==> flow/design.v <==
module chip_to_symbol 
(
input logic         i_clk,
input logic         i_rst_n,
input logic         i_stream,
input logic         i_stream_valid,
output logic [3:0]  o_symbol,
output logic        o_symbol_valid       
);
logic [4:0] r_bit_counter;
logic [31:0] r_received_chip;
logic [5:0] s_ones_counter[15:0];
logic	[31:0]	chip_values [15:0];  
initial 
begin
	chip_values[0] 		=  32'b11011001110000110101001000101110;
	chip_values[8] 		=  32'b11101101100111000011010100100010;
	chip_values[4] 		=  32'b00101110110110011100001101010010;
	chip_values[12] 	=  32'b00100010111011011001110000110101;
	chip_values[2] 		=  32'b01010010001011101101100111000011;
	chip_values[10] 	=  32'b00110101001000101110110110011100;
	chip_values[6] 		=  32'b11000011010100100010111011011001;
	chip_values[14] 	=  32'b10011100001101010010001011101101;
	chip_values[1] 		=  32'b10001100100101100000011101111011;
	chip_values[9] 		=  32'b10111000110010010110000001110111;
	chip_values[5] 		=  32'b01111011100011001001011000000111;
	chip_values[13] 	=  32'b01110111101110001100100101100000;
	chip_values[3]		=  32'b00000111011110111000110010010110;
	chip_values[11]		=  32'b01100000011101111011100011001001;
	chip_values[7] 		=  32'b10010110000001110111101110001100;
	chip_values[15] 	=  32'b11001001011000000111011110111000;
end
always_ff@(posedge i_clk , negedge i_rst_n)
begin
    if(!i_rst_n)
    begin
        r_bit_counter <= 'd0;
    end
    else if(r_bit_counter=='d31) 
    begin
        r_bit_counter <= 'd0;
    end
    else if(i_stream_valid)
    begin
        r_bit_counter <= r_bit_counter + 'd1;
    end
end
always_ff@(posedge i_clk , negedge i_rst_n)
begin
    if(!i_rst_n)
    begin
        r_received_chip <= 'd0;
		for(int i = 0 ; i<16 ; i++)
        begin
			s_ones_counter[i] <= 'd0;
		end
    end
	else if (r_bit_counter==31)
	begin
		for(int i = 0 ; i<16 ; i++)
        begin
			s_ones_counter[i] <= 'd0;
		end
	end
    else if(i_stream_valid)
    begin
        r_received_chip[r_bit_counter]<= i_stream;
        for(int i = 0 ; i<16 ; i++)
        begin
            s_ones_counter[i] <= s_ones_counter[i] + (i_stream ~^ chip_values[i][r_bit_counter]);
        end
    end    
end
	always@(*)
		begin
			if((s_ones_counter[0]>=s_ones_counter[1]) && (s_ones_counter[0]>=s_ones_counter[2]) && (s_ones_counter[0]>=s_ones_counter[3]) && (s_ones_counter[0]>=s_ones_counter[4]) && (s_ones_counter[0]>=s_ones_counter[5]) && (s_ones_counter[0]>=s_ones_counter[6]) && (s_ones_counter[0]>=s_ones_counter[7]) && (s_ones_counter[0]>=s_ones_counter[8]) && (s_ones_counter[0]>=s_ones_counter[9]) && (s_ones_counter[0]>=s_ones_counter[10]) && (s_ones_counter[0]>=s_ones_counter[11]) && (s_ones_counter[0]>=s_ones_counter[12]) && (s_ones_counter[0]>=s_ones_counter[13]) && (s_ones_counter[0]>=s_ones_counter[14]) && (s_ones_counter[0]>=s_ones_counter[15]) ) 
			begin
				o_symbol = 'd0;
			end
			else if((s_ones_counter[1]>=s_ones_counter[0]) && (s_ones_counter[1]>=s_ones_counter[2]) && (s_ones_counter[1]>=s_ones_counter[3]) && (s_ones_counter[1]>=s_ones_counter[4]) && (s_ones_counter[1]>=s_ones_counter[5]) && (s_ones_counter[1]>=s_ones_counter[6]) && (s_ones_counter[1]>=s_ones_counter[7]) && (s_ones_counter[1]>=s_ones_counter[8]) && (s_ones_counter[1]>=s_ones_counter[9]) && (s_ones_counter[1]>=s_ones_counter[10]) && (s_ones_counter[1]>=s_ones_counter[11]) && (s_ones_counter[1]>=s_ones_counter[12]) && (s_ones_counter[1]>=s_ones_counter[13]) && (s_ones_counter[1]>=s_ones_counter[14]) && (s_ones_counter[1]>=s_ones_counter[15]) ) 
			begin
				o_symbol = 'd1;
			end
			else if((s_ones_counter[2]>=s_ones_counter[0]) && (s_ones_counter[2]>=s_ones_counter[1]) && (s_ones_counter[2]>=s_ones_counter[3]) && (s_ones_counter[2]>=s_ones_counter[4]) && (s_ones_counter[2]>=s_ones_counter[5]) && (s_ones_counter[2]>=s_ones_counter[6]) && (s_ones_counter[2]>=s_ones_counter[7]) && (s_ones_counter[2]>=s_ones_counter[8]) && (s_ones_counter[2]>=s_ones_counter[9]) && (s_ones_counter[2]>=s_ones_counter[10]) && (s_ones_counter[2]>=s_ones_counter[11]) && (s_ones_counter[2]>=s_ones_counter[12]) && (s_ones_counter[2]>=s_ones_counter[13]) && (s_ones_counter[2]>=s_ones_counter[14]) && (s_ones_counter[2]>=s_ones_counter[15]) ) 
			begin
				o_symbol = 'd2;
			end
			else if((s_ones_counter[3]>=s_ones_counter[0]) && (s_ones_counter[3]>=s_ones_counter[1]) && (s_ones_counter[3]>=s_ones_counter[2]) && (s_ones_counter[3]>=s_ones_counter[4]) && (s_ones_counter[3]>=s_ones_counter[5]) && (s_ones_counter[3]>=s_ones_counter[6]) && (s_ones_counter[3]>=s_ones_counter[7]) && (s_ones_counter[3]>=s_ones_counter[8]) && (s_ones_counter[3]>=s_ones_counter[9]) && (s_ones_counter[3]>=s_ones_counter[10]) && (s_ones_counter[3]>=s_ones_counter[11]) && (s_ones_counter[3]>=s_ones_counter[12]) && (s_ones_counter[3]>=s_ones_counter[13]) && (s_ones_counter[3]>=s_ones_counter[14]) && (s_ones_counter[3]>=s_ones_counter[15]) ) 
			begin
				o_symbol = 'd3;
			end
			else if((s_ones_counter[4]>=s_ones_counter[0]) && (s_ones_counter[4]>=s_ones_counter[1]) && (s_ones_counter[4]>=s_ones_counter[2]) && (s_ones_counter[4]>=s_ones_counter[3]) && (s_ones_counter[4]>=s_ones_counter[5]) && (s_ones_counter[4]>=s_ones_counter[6]) && (s_ones_counter[4]>=s_ones_counter[7]) && (s_ones_counter[4]>=s_ones_counter[8]) && (s_ones_counter[4]>=s_ones_counter[9]) && (s_ones_counter[4]>=s_ones_counter[10]) && (s_ones_counter[4]>=s_ones_counter[11]) && (s_ones_counter[4]>=s_ones_counter[12]) && (s_ones_counter[4]>=s_ones_counter[13]) && (s_ones_counter[4]>=s_ones_counter[14]) && (s_ones_counter[4]>=s_ones_counter[15]) ) 
			begin
				o_symbol = 'd4;
			end
			else if((s_ones_counter[5]>=s_ones_counter[0]) && (s_ones_counter[5]>=s_ones_counter[1]) && (s_ones_counter[5]>=s_ones_counter[2]) && (s_ones_counter[5]>=s_ones_counter[3]) && (s_ones_counter[5]>=s_ones_counter[4]) && (s_ones_counter[5]>=s_ones_counter[6]) && (s_ones_counter[5]>=s_ones_counter[7]) && (s_ones_counter[5]>=s_ones_counter[8]) && (s_ones_counter[5]>=s_ones_counter[9]) && (s_ones_counter[5]>=s_ones_counter[10]) && (s_ones_counter[5]>=s_ones_counter[11]) && (s_ones_counter[5]>=s_ones_counter[12]) && (s_ones_counter[5]>=s_ones_counter[13]) && (s_ones_counter[5]>=s_ones_counter[14]) && (s_ones_counter[5]>=s_ones_counter[15]) ) 
			begin
				o_symbol = 'd5;
			end
			else if((s_ones_counter[6]>=s_ones_counter[0]) && (s_ones_counter[6]>=s_ones_counter[1]) && (s_ones_counter[6]>=s_ones_counter[2]) && (s_ones_counter[6]>=s_ones_counter[3]) && (s_ones_counter[6]>=s_ones_counter[4]) && (s_ones_counter[6]>=s_ones_counter[5]) && (s_ones_counter[6]>=s_ones_counter[7]) && (s_ones_counter[6]>=s_ones_counter[8]) && (s_ones_counter[6]>=s_ones_counter[9]) && (s_ones_counter[6]>=s_ones_counter[10]) && (s_ones_counter[6]>=s_ones_counter[11]) && (s_ones_counter[6]>=s_ones_counter[12]) && (s_ones_counter[6]>=s_ones_counter[13]) && (s_ones_counter[6]>=s_ones_counter[14]) && (s_ones_counter[6]>=s_ones_counter[15]) ) 
			begin
				o_symbol = 'd6;
			end
			else if((s_ones_counter[7]>=s_ones_counter[0]) && (s_ones_counter[7]>=s_ones_counter[1]) && (s_ones_counter[7]>=s_ones_counter[2]) && (s_ones_counter[7]>=s_ones_counter[3]) && (s_ones_counter[7]>=s_ones_counter[4]) && (s_ones_counter[7]>=s_ones_counter[5]) && (s_ones_counter[7]>=s_ones_counter[6]) && (s_ones_counter[7]>=s_ones_counter[8]) && (s_ones_counter[7]>=s_ones_counter[9]) && (s_ones_counter[7]>=s_ones_counter[10]) && (s_ones_counter[7]>=s_ones_counter[11]) && (s_ones_counter[7]>=s_ones_counter[12]) && (s_ones_counter[7]>=s_ones_counter[13]) && (s_ones_counter[7]>=s_ones_counter[14]) && (s_ones_counter[7]>=s_ones_counter[15]) ) 
			begin
				o_symbol = 'd7;
			end
			else if((s_ones_counter[8]>=s_ones_counter[0]) && (s_ones_counter[8]>=s_ones_counter[1]) && (s_ones_counter[8]>=s_ones_counter[2]) && (s_ones_counter[8]>=s_ones_counter[3]) && (s_ones_counter[8]>=s_ones_counter[4]) && (s_ones_counter[8]>=s_ones_counter[5]) && (s_ones_counter[8]>=s_ones_counter[6]) && (s_ones_counter[8]>=s_ones_counter[7]) && (s_ones_counter[8]>=s_ones_counter[9]) && (s_ones_counter[8]>=s_ones_counter[10]) && (s_ones_counter[8]>=s_ones_counter[11]) && (s_ones_counter[8]>=s_ones_counter[12]) && (s_ones_counter[8]>=s_ones_counter[13]) && (s_ones_counter[8]>=s_ones_counter[14]) && (s_ones_counter[8]>=s_ones_counter[15]) ) 
			begin
				o_symbol = 'd8;
			end
			else if((s_ones_counter[9]>=s_ones_counter[0]) && (s_ones_counter[9]>=s_ones_counter[1]) && (s_ones_counter[9]>=s_ones_counter[2]) && (s_ones_counter[9]>=s_ones_counter[3]) && (s_ones_counter[9]>=s_ones_counter[4]) && (s_ones_counter[9]>=s_ones_counter[5]) && (s_ones_counter[9]>=s_ones_counter[6]) && (s_ones_counter[9]>=s_ones_counter[7]) && (s_ones_counter[9]>=s_ones_counter[8]) && (s_ones_counter[9]>=s_ones_counter[10]) && (s_ones_counter[9]>=s_ones_counter[11]) && (s_ones_counter[9]>=s_ones_counter[12]) && (s_ones_counter[9]>=s_ones_counter[13]) && (s_ones_counter[9]>=s_ones_counter[14]) && (s_ones_counter[9]>=s_ones_counter[15]) ) 
			begin
				o_symbol = 'd9;
			end
			else if((s_ones_counter[10]>=s_ones_counter[0]) && (s_ones_counter[10]>=s_ones_counter[1]) && (s_ones_counter[10]>=s_ones_counter[2]) && (s_ones_counter[10]>=s_ones_counter[3]) && (s_ones_counter[10]>=s_ones_counter[4]) && (s_ones_counter[10]>=s_ones_counter[5]) && (s_ones_counter[10]>=s_ones_counter[6]) && (s_ones_counter[10]>=s_ones_counter[7]) && (s_ones_counter[10]>=s_ones_counter[8]) && (s_ones_counter[10]>=s_ones_counter[9]) && (s_ones_counter[10]>=s_ones_counter[11]) && (s_ones_counter[10]>=s_ones_counter[12]) && (s_ones_counter[10]>=s_ones_counter[13]) && (s_ones_counter[10]>=s_ones_counter[14]) && (s_ones_counter[10]>=s_ones_counter[15]) ) 
			begin
				o_symbol = 'd10;
			end
			else if((s_ones_counter[11]>=s_ones_counter[0]) && (s_ones_counter[11]>=s_ones_counter[1]) && (s_ones_counter[11]>=s_ones_counter[2]) && (s_ones_counter[11]>=s_ones_counter[3]) && (s_ones_counter[11]>=s_ones_counter[4]) && (s_ones_counter[11]>=s_ones_counter[5]) && (s_ones_counter[11]>=s_ones_counter[6]) && (s_ones_counter[11]>=s_ones_counter[7]) && (s_ones_counter[11]>=s_ones_counter[8]) && (s_ones_counter[11]>=s_ones_counter[9]) && (s_ones_counter[11]>=s_ones_counter[10]) && (s_ones_counter[11]>=s_ones_counter[12]) && (s_ones_counter[11]>=s_ones_counter[13]) && (s_ones_counter[11]>=s_ones_counter[14]) && (s_ones_counter[11]>=s_ones_counter[15]) ) 
			begin
				o_symbol = 'd11;
			end
			else if((s_ones_counter[12]>=s_ones_counter[0]) && (s_ones_counter[12]>=s_ones_counter[1]) && (s_ones_counter[12]>=s_ones_counter[2]) && (s_ones_counter[12]>=s_ones_counter[3]) && (s_ones_counter[12]>=s_ones_counter[4]) && (s_ones_counter[12]>=s_ones_counter[5]) && (s_ones_counter[12]>=s_ones_counter[6]) && (s_ones_counter[12]>=s_ones_counter[7]) && (s_ones_counter[12]>=s_ones_counter[8]) && (s_ones_counter[12]>=s_ones_counter[9]) && (s_ones_counter[12]>=s_ones_counter[10]) && (s_ones_counter[12]>=s_ones_counter[11]) && (s_ones_counter[12]>=s_ones_counter[13]) && (s_ones_counter[12]>=s_ones_counter[14]) && (s_ones_counter[12]>=s_ones_counter[15]) ) 
			begin
				o_symbol = 'd12;
			end
			else if((s_ones_counter[13]>=s_ones_counter[0]) && (s_ones_counter[13]>=s_ones_counter[1]) && (s_ones_counter[13]>=s_ones_counter[2]) && (s_ones_counter[13]>=s_ones_counter[3]) && (s_ones_counter[13]>=s_ones_counter[4]) && (s_ones_counter[13]>=s_ones_counter[5]) && (s_ones_counter[13]>=s_ones_counter[6]) && (s_ones_counter[13]>=s_ones_counter[7]) && (s_ones_counter[13]>=s_ones_counter[8]) && (s_ones_counter[13]>=s_ones_counter[9]) && (s_ones_counter[13]>=s_ones_counter[10]) && (s_ones_counter[13]>=s_ones_counter[11]) && (s_ones_counter[13]>=s_ones_counter[12]) && (s_ones_counter[13]>=s_ones_counter[15]) && (s_ones_counter[13]>=s_ones_counter[14]) ) 
			begin
				o_symbol = 'd13;
			end
			else if((s_ones_counter[14]>=s_ones_counter[0]) && (s_ones_counter[14]>=s_ones_counter[1]) && (s_ones_counter[14]>=s_ones_counter[2]) && (s_ones_counter[14]>=s_ones_counter[3]) && (s_ones_counter[14]>=s_ones_counter[4]) && (s_ones_counter[14]>=s_ones_counter[5]) && (s_ones_counter[14]>=s_ones_counter[6]) && (s_ones_counter[14]>=s_ones_counter[7]) && (s_ones_counter[14]>=s_ones_counter[8]) && (s_ones_counter[14]>=s_ones_counter[9]) && (s_ones_counter[14]>=s_ones_counter[10]) && (s_ones_counter[14]>=s_ones_counter[11]) && (s_ones_counter[14]>=s_ones_counter[12]) && (s_ones_counter[14]>=s_ones_counter[13]) && (s_ones_counter[14]>=s_ones_counter[15]) ) 
			begin
				o_symbol = 'd14;
			end
			else
				begin
				o_symbol = 'd15;
				end
			end
assign o_symbol_valid = (r_bit_counter==31);  
endmodule
# ---- Tool chain data of chip_to_symbol
# What the tools print for chip_to_symbol, step after step.
# Lines are those of the file above, counted from 1.
# Library cell names are shortened.
# A cell with - has no value.
dict set report inputs {
  top {chip_to_symbol}
  clock_port {i_clk}
  cell_library {sky130hd}
  pvt_corner {tt_025C_1v80}
}

# ---- Word level
# Counts by Yosys on the flattened word-level netlist (proc, flatten, opt, wreduce). Print and check cells are left out. Cells with the same type and inputs are merged into one.
# Memory sizes are those after Yosys's memory passes, which may raise the word count (mostly to a power of two), join words into wider ones and drop unused or constant bits.
dict set report bits {
  wordCells 553
  n_memories 1
  regBits 101
  output_inout_bits 5
  rom_bits 512
  inputBits 4
}
# memory words word_bits line_no
set memory_table {}
lappend memory_table {chip_values 2 256 13} ;# logic [31:0] chip_values [15:0];
dict set report classes {
  logic 16
  equal 1
  n_mux 49
  shift 16
  add_sub_neg 17
  reduce_and_logical 211
  cmp 225
}
# op n
set ops {}
lappend ops {{6-bit >= comparator} 225}
lappend ops {{32-bit by 5-bit variable part select with 1-bit output} 16}
lappend ops {{1-bit logical AND} 210}
lappend ops {{6-bit 2-to-1 mux} 32}
lappend ops {{1-bit by 1-bit bitwise XNOR with 6-bit output} 16}
lappend ops {{6-bit adder} 16}
lappend ops {{4-bit 2-to-1 mux} 8}
lappend ops {{3-bit 2-to-1 mux} 4}
lappend ops {{5-bit 2-to-1 mux} 2}
lappend ops {{5-bit by 1-bit adder with 5-bit output (second input constant)} 1}
lappend ops {{5-bit equality test (second input constant)} 1}
lappend ops {{2-bit 2-to-1 mux} 2}
lappend ops {{2-bit nonzero test} 1}
lappend ops {{1-bit 2-to-1 mux} 1}

# ---- Longest topological paths
# Yosys ltp: most cells in a row. Word level: on the elaborated netlist, between registers, memories and ports. Mapped: between sequential cells and ports; inverters and the memories' decode and read muxes count.
dict set report depth {
  word_depth 30
  ABC_AREA 0
  ltp_mapped 16
}

# ---- Synthesis result
# Yosys stat after the flow's synthesis: flattened, memories mapped to cells. It holds for the ABC_AREA given above (unset counts as 0); a run with the other value may have another netlist.
# cell n
set types {}
lappend types {ha_1 761}
lappend types {dfrtp_1 101}
lappend types {a21oi_1 285}
lappend types {o21ai_0 164}
lappend types {nor2_1 189}
lappend types {inv_1 178}
lappend types {nand2_1 172}
lappend types {xnor2_1 70}
lappend types {nor2b_1 93}
lappend types {nand2b_1 86}
lappend types {o21a_1 70}
lappend types {and4_1 59}
lappend types {a21o_1 59}
lappend types {a32oi_1 50}
lappend types {nand4_1 69}
lappend types {mux2i_1 35}
lappend types {nor3_1 59}
lappend types {a211oi_1 39}
# Not listed: further types 54, cells in them 348.
dict set report synth_totals {
  yosys_area_um2 23832.9
  ff_cells 101
  n_buf 33
  seq_area_um2 2527.4
  mapped_cells 2887
}

# ---- Timing after synthesis
# OpenSTA on the mapped netlist: ideal clock, no wires. The path of least setup slack (recovery checks aside). Input and output delay are each 20% of the period. Register names are those of the netlist, which keeps one name where synthesis merged equal registers.
dict set report synth_path {
  path_kind {register -> output}
  start {reg s_ones_counter[9][3]}
  end {out o_symbol[1]}
  delay_ps 2799
  t_first_pin_ps 0
  path_buffers 0
  arrival_ps 2799
  driving_pins 12
  clock_period_ps 10000
  setup_slack_ps 5201
  period_less_setup_slack_ps 4799
}
# "delay_ps" is the arrival time less input delay plus setup time.
# A path that ends at an output port has no setup time.
# "driving_pins" counts driving pins, that of a launching flip-flop among them; a cell with two outputs on the path counts twice.
# "period_less_setup_slack_ps" = period - worst setup slack (recovery checks aside). The figure is calculated, with input and output delays left at 20% of the set period.
# The rows between start and end are the longest chain of elaborated cells between them; the timing report does not say that the signal goes this way. Where chains are equally long, one stands for them.
# Each line given opens the expression or statement behind the cell; cells for indexed reads and writes are added by Yosys, which also makes memories of some case tables.
# At most two assigning lines are given for a register; there are more.
dict set report synth_between {
  path_cell_list {dfrtp_1 inv_1 ha_1 a21oi_1 o21ai_1 o21bai_2 nand4_1 or4b_1 or4b_4 o211ai_2 a31oi_1 nor2_1}
  elab_chain_len 25
  cells_between 143
  lines_between 14
}
# item line_no
set synth_lines {}
lappend synth_lines {{start: declaration} 12} ;# logic [5:0] s_ones_counter[15:0];
lappend synth_lines {{start: assignment} 55} ;# s_ones_counter[i] <= 'd0;
lappend synth_lines {{start: assignment} 70} ;# s_ones_counter[i] <= s_ones_counter[i] + (i_stream ~^ chip_values[i][r_bit_counter]);
lappend synth_lines {{6-bit >= comparator} 112} ;# else if((s_ones_counter[9]>=s_ones_counter[0]) && (s_ones_counter[9]>=s_ones_counter[1]) && (s_ones_counter[9] ...
lappend synth_lines {{1-bit logical AND (14 in a row)} 112}
lappend synth_lines {{3-bit 2-to-1 mux} 112}
lappend synth_lines {{3-bit 2-to-1 mux} 108} ;# else if((s_ones_counter[8]>=s_ones_counter[0]) && (s_ones_counter[8]>=s_ones_counter[1]) && (s_ones_counter[8] ...
lappend synth_lines {{4-bit 2-to-1 mux} 104} ;# else if((s_ones_counter[7]>=s_ones_counter[0]) && (s_ones_counter[7]>=s_ones_counter[1]) && (s_ones_counter[7] ...
lappend synth_lines {{4-bit 2-to-1 mux} 100} ;# else if((s_ones_counter[6]>=s_ones_counter[0]) && (s_ones_counter[6]>=s_ones_counter[1]) && (s_ones_counter[6] ...
lappend synth_lines {{4-bit 2-to-1 mux} 96} ;# else if((s_ones_counter[5]>=s_ones_counter[0]) && (s_ones_counter[5]>=s_ones_counter[1]) && (s_ones_counter[5] ...
lappend synth_lines {{4-bit 2-to-1 mux} 92} ;# else if((s_ones_counter[4]>=s_ones_counter[0]) && (s_ones_counter[4]>=s_ones_counter[1]) && (s_ones_counter[4] ...
lappend synth_lines {{4-bit 2-to-1 mux} 88} ;# else if((s_ones_counter[3]>=s_ones_counter[0]) && (s_ones_counter[3]>=s_ones_counter[1]) && (s_ones_counter[3] ...
lappend synth_lines {{4-bit 2-to-1 mux} 84} ;# else if((s_ones_counter[2]>=s_ones_counter[0]) && (s_ones_counter[2]>=s_ones_counter[1]) && (s_ones_counter[2] ...
lappend synth_lines {{4-bit 2-to-1 mux} 80} ;# else if((s_ones_counter[1]>=s_ones_counter[0]) && (s_ones_counter[1]>=s_ones_counter[2]) && (s_ones_counter[1] ...
lappend synth_lines {{4-bit 2-to-1 mux} 76} ;# if((s_ones_counter[0]>=s_ones_counter[1]) && (s_ones_counter[0]>=s_ones_counter[2]) && (s_ones_counter[0]>=s_o ...
lappend synth_lines {{end: declaration} 7} ;# output logic [3:0]  o_symbol,

# ---- Worst path after layout
# Path of least setup slack in the final report of flow run 3 (OpenROAD, finished layout, wires in). Where an end is a register, its clock arrival counts in the times.
# The path's times are printed in steps of 10 ps; the period is the one set.
dict set report layout_path {
  path_kind {register -> output}
  start {reg s_ones_counter[7][2]}
  end {out o_symbol[0]}
  t_first_pin_ps 420
  clock_period_ps 7270
  arrival_ps 5320
  path_buffers 1
  driving_pins 13
  setup_slack_ps 500
}
# The rows between start and end are the longest chain of elaborated cells between them; the timing report does not say that the signal goes this way. Where chains are equally long, one stands for them.
# At most two assigning lines are given for a register; there are more.
dict set report layout_between {
  path_cell_list {dfrtp_1 inv_1 ha_1 o21ai_0 a21oi_1 o41ai_1 o22ai_1 nor4_1 nand2_1 a41oi_1 o2111ai_1 nand2_1 clkdlybuf4s50_1}
  elab_chain_len 24
  cells_between 177
  lines_between 15
}
# item line_no
set layout_lines {}
lappend layout_lines {{start: declaration} 12} ;# logic [5:0] s_ones_counter[15:0];
lappend layout_lines {{start: assignment} 55} ;# s_ones_counter[i] <= 'd0;
lappend layout_lines {{start: assignment} 70} ;# s_ones_counter[i] <= s_ones_counter[i] + (i_stream ~^ chip_values[i][r_bit_counter]);
lappend layout_lines {{6-bit >= comparator} 132} ;# else if((s_ones_counter[14]>=s_ones_counter[0]) && (s_ones_counter[14]>=s_ones_counter[1]) && (s_ones_counter[ ...
lappend layout_lines {{1-bit logical AND (8 in a row)} 132}
lappend layout_lines {{1-bit 2-to-1 mux} 132}
lappend layout_lines {{2-bit 2-to-1 mux} 128} ;# else if((s_ones_counter[13]>=s_ones_counter[0]) && (s_ones_counter[13]>=s_ones_counter[1]) && (s_ones_counter[ ...
lappend layout_lines {{2-bit 2-to-1 mux} 124} ;# else if((s_ones_counter[12]>=s_ones_counter[0]) && (s_ones_counter[12]>=s_ones_counter[1]) && (s_ones_counter[ ...
lappend layout_lines {{3-bit 2-to-1 mux} 120} ;# else if((s_ones_counter[11]>=s_ones_counter[0]) && (s_ones_counter[11]>=s_ones_counter[1]) && (s_ones_counter[ ...
lappend layout_lines {{3-bit 2-to-1 mux} 116} ;# else if((s_ones_counter[10]>=s_ones_counter[0]) && (s_ones_counter[10]>=s_ones_counter[1]) && (s_ones_counter[ ...
lappend layout_lines {{[... 3 more ...]} -}
lappend layout_lines {{4-bit 2-to-1 mux} 100} ;# else if((s_ones_counter[6]>=s_ones_counter[0]) && (s_ones_counter[6]>=s_ones_counter[1]) && (s_ones_counter[6] ...
lappend layout_lines {{4-bit 2-to-1 mux} 96} ;# else if((s_ones_counter[5]>=s_ones_counter[0]) && (s_ones_counter[5]>=s_ones_counter[1]) && (s_ones_counter[5] ...
lappend layout_lines {{4-bit 2-to-1 mux} 92} ;# else if((s_ones_counter[4]>=s_ones_counter[0]) && (s_ones_counter[4]>=s_ones_counter[1]) && (s_ones_counter[4] ...
lappend layout_lines {{4-bit 2-to-1 mux} 88} ;# else if((s_ones_counter[3]>=s_ones_counter[0]) && (s_ones_counter[3]>=s_ones_counter[1]) && (s_ones_counter[3] ...
lappend layout_lines {{4-bit 2-to-1 mux} 84} ;# else if((s_ones_counter[2]>=s_ones_counter[0]) && (s_ones_counter[2]>=s_ones_counter[1]) && (s_ones_counter[2] ...
lappend layout_lines {{4-bit 2-to-1 mux} 80} ;# else if((s_ones_counter[1]>=s_ones_counter[0]) && (s_ones_counter[1]>=s_ones_counter[2]) && (s_ones_counter[1] ...
lappend layout_lines {{4-bit 2-to-1 mux} 76} ;# if((s_ones_counter[0]>=s_ones_counter[1]) && (s_ones_counter[0]>=s_ones_counter[2]) && (s_ones_counter[0]>=s_o ...
lappend layout_lines {{end: declaration} 7} ;# output logic [3:0]  o_symbol,

Design chip_to_symbol on sky130hd. What follows are 5 stored runs of the flow, each under its own settings; their order means nothing. The constraints put input and output delay at 20% of the set period each and load the outputs with 0.01 pF.
"period_reached_ps" means the clock period less the worst setup slack. The figure is calculated, with input and output delays left at 20% of the set period.
"timing.worst_path_ps": the worst setup path's part of the clock period (all of it between registers, 20% less for each end at a port) less its slack. A launch clock that arrives late makes it longer, a capture clock that arrives late makes it shorter.
"timing.worst_path_ps" is known to 10 ps.

[flow] flow run 1: files
==> flow/run.sh <==
#!/bin/bash
# the make line also repeats the synthesis and layout settings of config.mk as NAME=value (left out here)
make -C /OpenROAD-flow-scripts/flow DESIGN_CONFIG=/design/flow/config.mk WORK_HOME=/design/flow/orfs CLKGATE_MAP_FILE= finish
==> flow/config.mk <==
export PLATFORM = sky130hd
export DESIGN_NAME = chip_to_symbol
export DESIGN_NICKNAME = chip_to_symbol
export VERILOG_FILES = /design/flow/design.v
export SDC_FILE = /design/flow/constraint.sdc
export NUM_CORES = 4
export LEC_CHECK = 0
export ABC_AREA = 0
export CAP_MARGIN = 20
export CELL_PAD_IN_SITES_DETAIL_PLACEMENT = 2
export CELL_PAD_IN_SITES_GLOBAL_PLACEMENT = 0
export CORE_ASPECT_RATIO = 0.6
export CORE_MARGIN = 2
export CORE_UTILIZATION = 62
export CTS_CLUSTER_DIAMETER = 225
export GPL_ROUTABILITY_DRIVEN = 1
export GPL_TIMING_DRIVEN = 1
export MIN_ROUTING_LAYER = met2
export SLEW_MARGIN = 25
==> flow/constraint.sdc <==
create_clock -name core_clock -period 4.45 [get_ports {i_clk}]
set_input_delay 0.8900 -clock core_clock [delete_from_list [all_inputs] [get_ports {i_clk}]]
set_output_delay 0.8900 -clock core_clock [all_outputs]
set_load 0.01 [all_outputs]

[flow] flow run 1: no results, placement failed with DPL-0033

[flow] flow run 2: files
==> flow/run.sh <==
#!/bin/bash
# the make line also repeats the synthesis and layout settings of config.mk as NAME=value (left out here)
make -C /OpenROAD-flow-scripts/flow DESIGN_CONFIG=/design/flow/config.mk WORK_HOME=/design/flow/orfs CLKGATE_MAP_FILE= finish
==> flow/config.mk <==
export PLATFORM = sky130hd
export DESIGN_NAME = chip_to_symbol
export DESIGN_NICKNAME = chip_to_symbol
export VERILOG_FILES = /design/flow/design.v
export SDC_FILE = /design/flow/constraint.sdc
export NUM_CORES = 4
export LEC_CHECK = 0
export ABC_AREA = 1
export CAP_MARGIN = 20
export CELL_PAD_IN_SITES_DETAIL_PLACEMENT = 1
export CORE_MARGIN = 2
export CORE_UTILIZATION = 56
export GPL_ROUTABILITY_DRIVEN = 1
export PLACE_DENSITY = 0.74
export SLEW_MARGIN = 30
export TNS_END_PERCENT = 10
==> flow/constraint.sdc <==
create_clock -name core_clock -period 4.96 [get_ports {i_clk}]
set_input_delay 0.9920 -clock core_clock [delete_from_list [all_inputs] [get_ports {i_clk}]]
set_output_delay 0.9920 -clock core_clock [all_outputs]
set_load 0.01 [all_outputs]

[flow] flow run 2: no results, routing failed with GRT-0116

[flow] flow run 3: files
==> flow/run.sh <==
#!/bin/bash
# the make line also repeats the synthesis and layout settings of config.mk as NAME=value (left out here)
make -C /OpenROAD-flow-scripts/flow DESIGN_CONFIG=/design/flow/config.mk WORK_HOME=/design/flow/orfs CLKGATE_MAP_FILE= finish
==> flow/config.mk <==
export PLATFORM = sky130hd
export DESIGN_NAME = chip_to_symbol
export DESIGN_NICKNAME = chip_to_symbol
export VERILOG_FILES = /design/flow/design.v
export SDC_FILE = /design/flow/constraint.sdc
export NUM_CORES = 4
export LEC_CHECK = 0
export CAP_MARGIN = 20
export CORE_MARGIN = 2
export CORE_UTILIZATION = 16
export SLEW_MARGIN = 20
==> flow/constraint.sdc <==
create_clock -name core_clock -period 7.27 [get_ports {i_clk}]
set_input_delay 1.4540 -clock core_clock [delete_from_list [all_inputs] [get_ports {i_clk}]]
set_output_delay 1.4540 -clock core_clock [all_outputs]
set_load 0.01 [all_outputs]

[flow] flow run 3: metrics
[metrics] total_die_area_um2 = 152057.0
[metrics] timing.worst_path_ps = 5320
[metrics] critical_path_kind = register -> output
[metrics] fin_hold_ws_ps = 565
[metrics] synth_area_um2 = 23832.9
[metrics] ws_setup_ps = 499
[metrics] final_util_pct = 18.3
[metrics] period_reached_ps = 6771
[metrics] final_cell_area_um2 = 27053.4

[flow] flow run 4: files
==> flow/run.sh <==
#!/bin/bash
# the make line also repeats the synthesis and layout settings of config.mk as NAME=value (left out here)
make -C /OpenROAD-flow-scripts/flow DESIGN_CONFIG=/design/flow/config.mk WORK_HOME=/design/flow/orfs CLKGATE_MAP_FILE= finish
==> flow/config.mk <==
export PLATFORM = sky130hd
export DESIGN_NAME = chip_to_symbol
export DESIGN_NICKNAME = chip_to_symbol
export VERILOG_FILES = /design/flow/design.v
export SDC_FILE = /design/flow/constraint.sdc
export NUM_CORES = 4
export LEC_CHECK = 0
export ABC_AREA = 0
export CAP_MARGIN = 20
export CELL_PAD_IN_SITES_DETAIL_PLACEMENT = 1
export CELL_PAD_IN_SITES_GLOBAL_PLACEMENT = 0
export CORE_ASPECT_RATIO = 0.6
export CORE_MARGIN = 2
export CORE_UTILIZATION = 32
export CTS_CLUSTER_DIAMETER = 225
export GPL_ROUTABILITY_DRIVEN = 1
export GPL_TIMING_DRIVEN = 1
export MIN_ROUTING_LAYER = met2
export SLEW_MARGIN = 25
==> flow/constraint.sdc <==
create_clock -name core_clock -period 8.8 [get_ports {i_clk}]
set_input_delay 1.7600 -clock core_clock [delete_from_list [all_inputs] [get_ports {i_clk}]]
set_output_delay 1.7600 -clock core_clock [all_outputs]
set_load 0.01 [all_outputs]

[flow] flow run 4: no results, routing failed with GRT-0116

[flow] flow run 5: files
==> flow/run.sh <==
#!/bin/bash
# the make line also repeats the synthesis and layout settings of config.mk as NAME=value (left out here)
make -C /OpenROAD-flow-scripts/flow DESIGN_CONFIG=/design/flow/config.mk WORK_HOME=/design/flow/orfs CLKGATE_MAP_FILE= finish
==> flow/config.mk <==
export PLATFORM = sky130hd
export DESIGN_NAME = chip_to_symbol
export DESIGN_NICKNAME = chip_to_symbol
export VERILOG_FILES = /design/flow/design.v
export SDC_FILE = /design/flow/constraint.sdc
export NUM_CORES = 4
export LEC_CHECK = 0
export CAP_MARGIN = 20
export CELL_PAD_IN_SITES_GLOBAL_PLACEMENT = 2
export CORE_MARGIN = 5
export CORE_UTILIZATION = 70
export CTS_CLUSTER_SIZE = 37
export HOLD_SLACK_MARGIN = 0.14
export PLACE_DENSITY_LB_ADDON = 0.04
export SETUP_SLACK_MARGIN = 0.68
export SLEW_MARGIN = 20
==> flow/constraint.sdc <==
create_clock -name core_clock -period 4.99 [get_ports {i_clk}]
set_input_delay 0.9980 -clock core_clock [delete_from_list [all_inputs] [get_ports {i_clk}]]
set_output_delay 0.9980 -clock core_clock [all_outputs]
set_load 0.01 [all_outputs]

[flow] flow run 5: no results, placement failed with FLW-0024
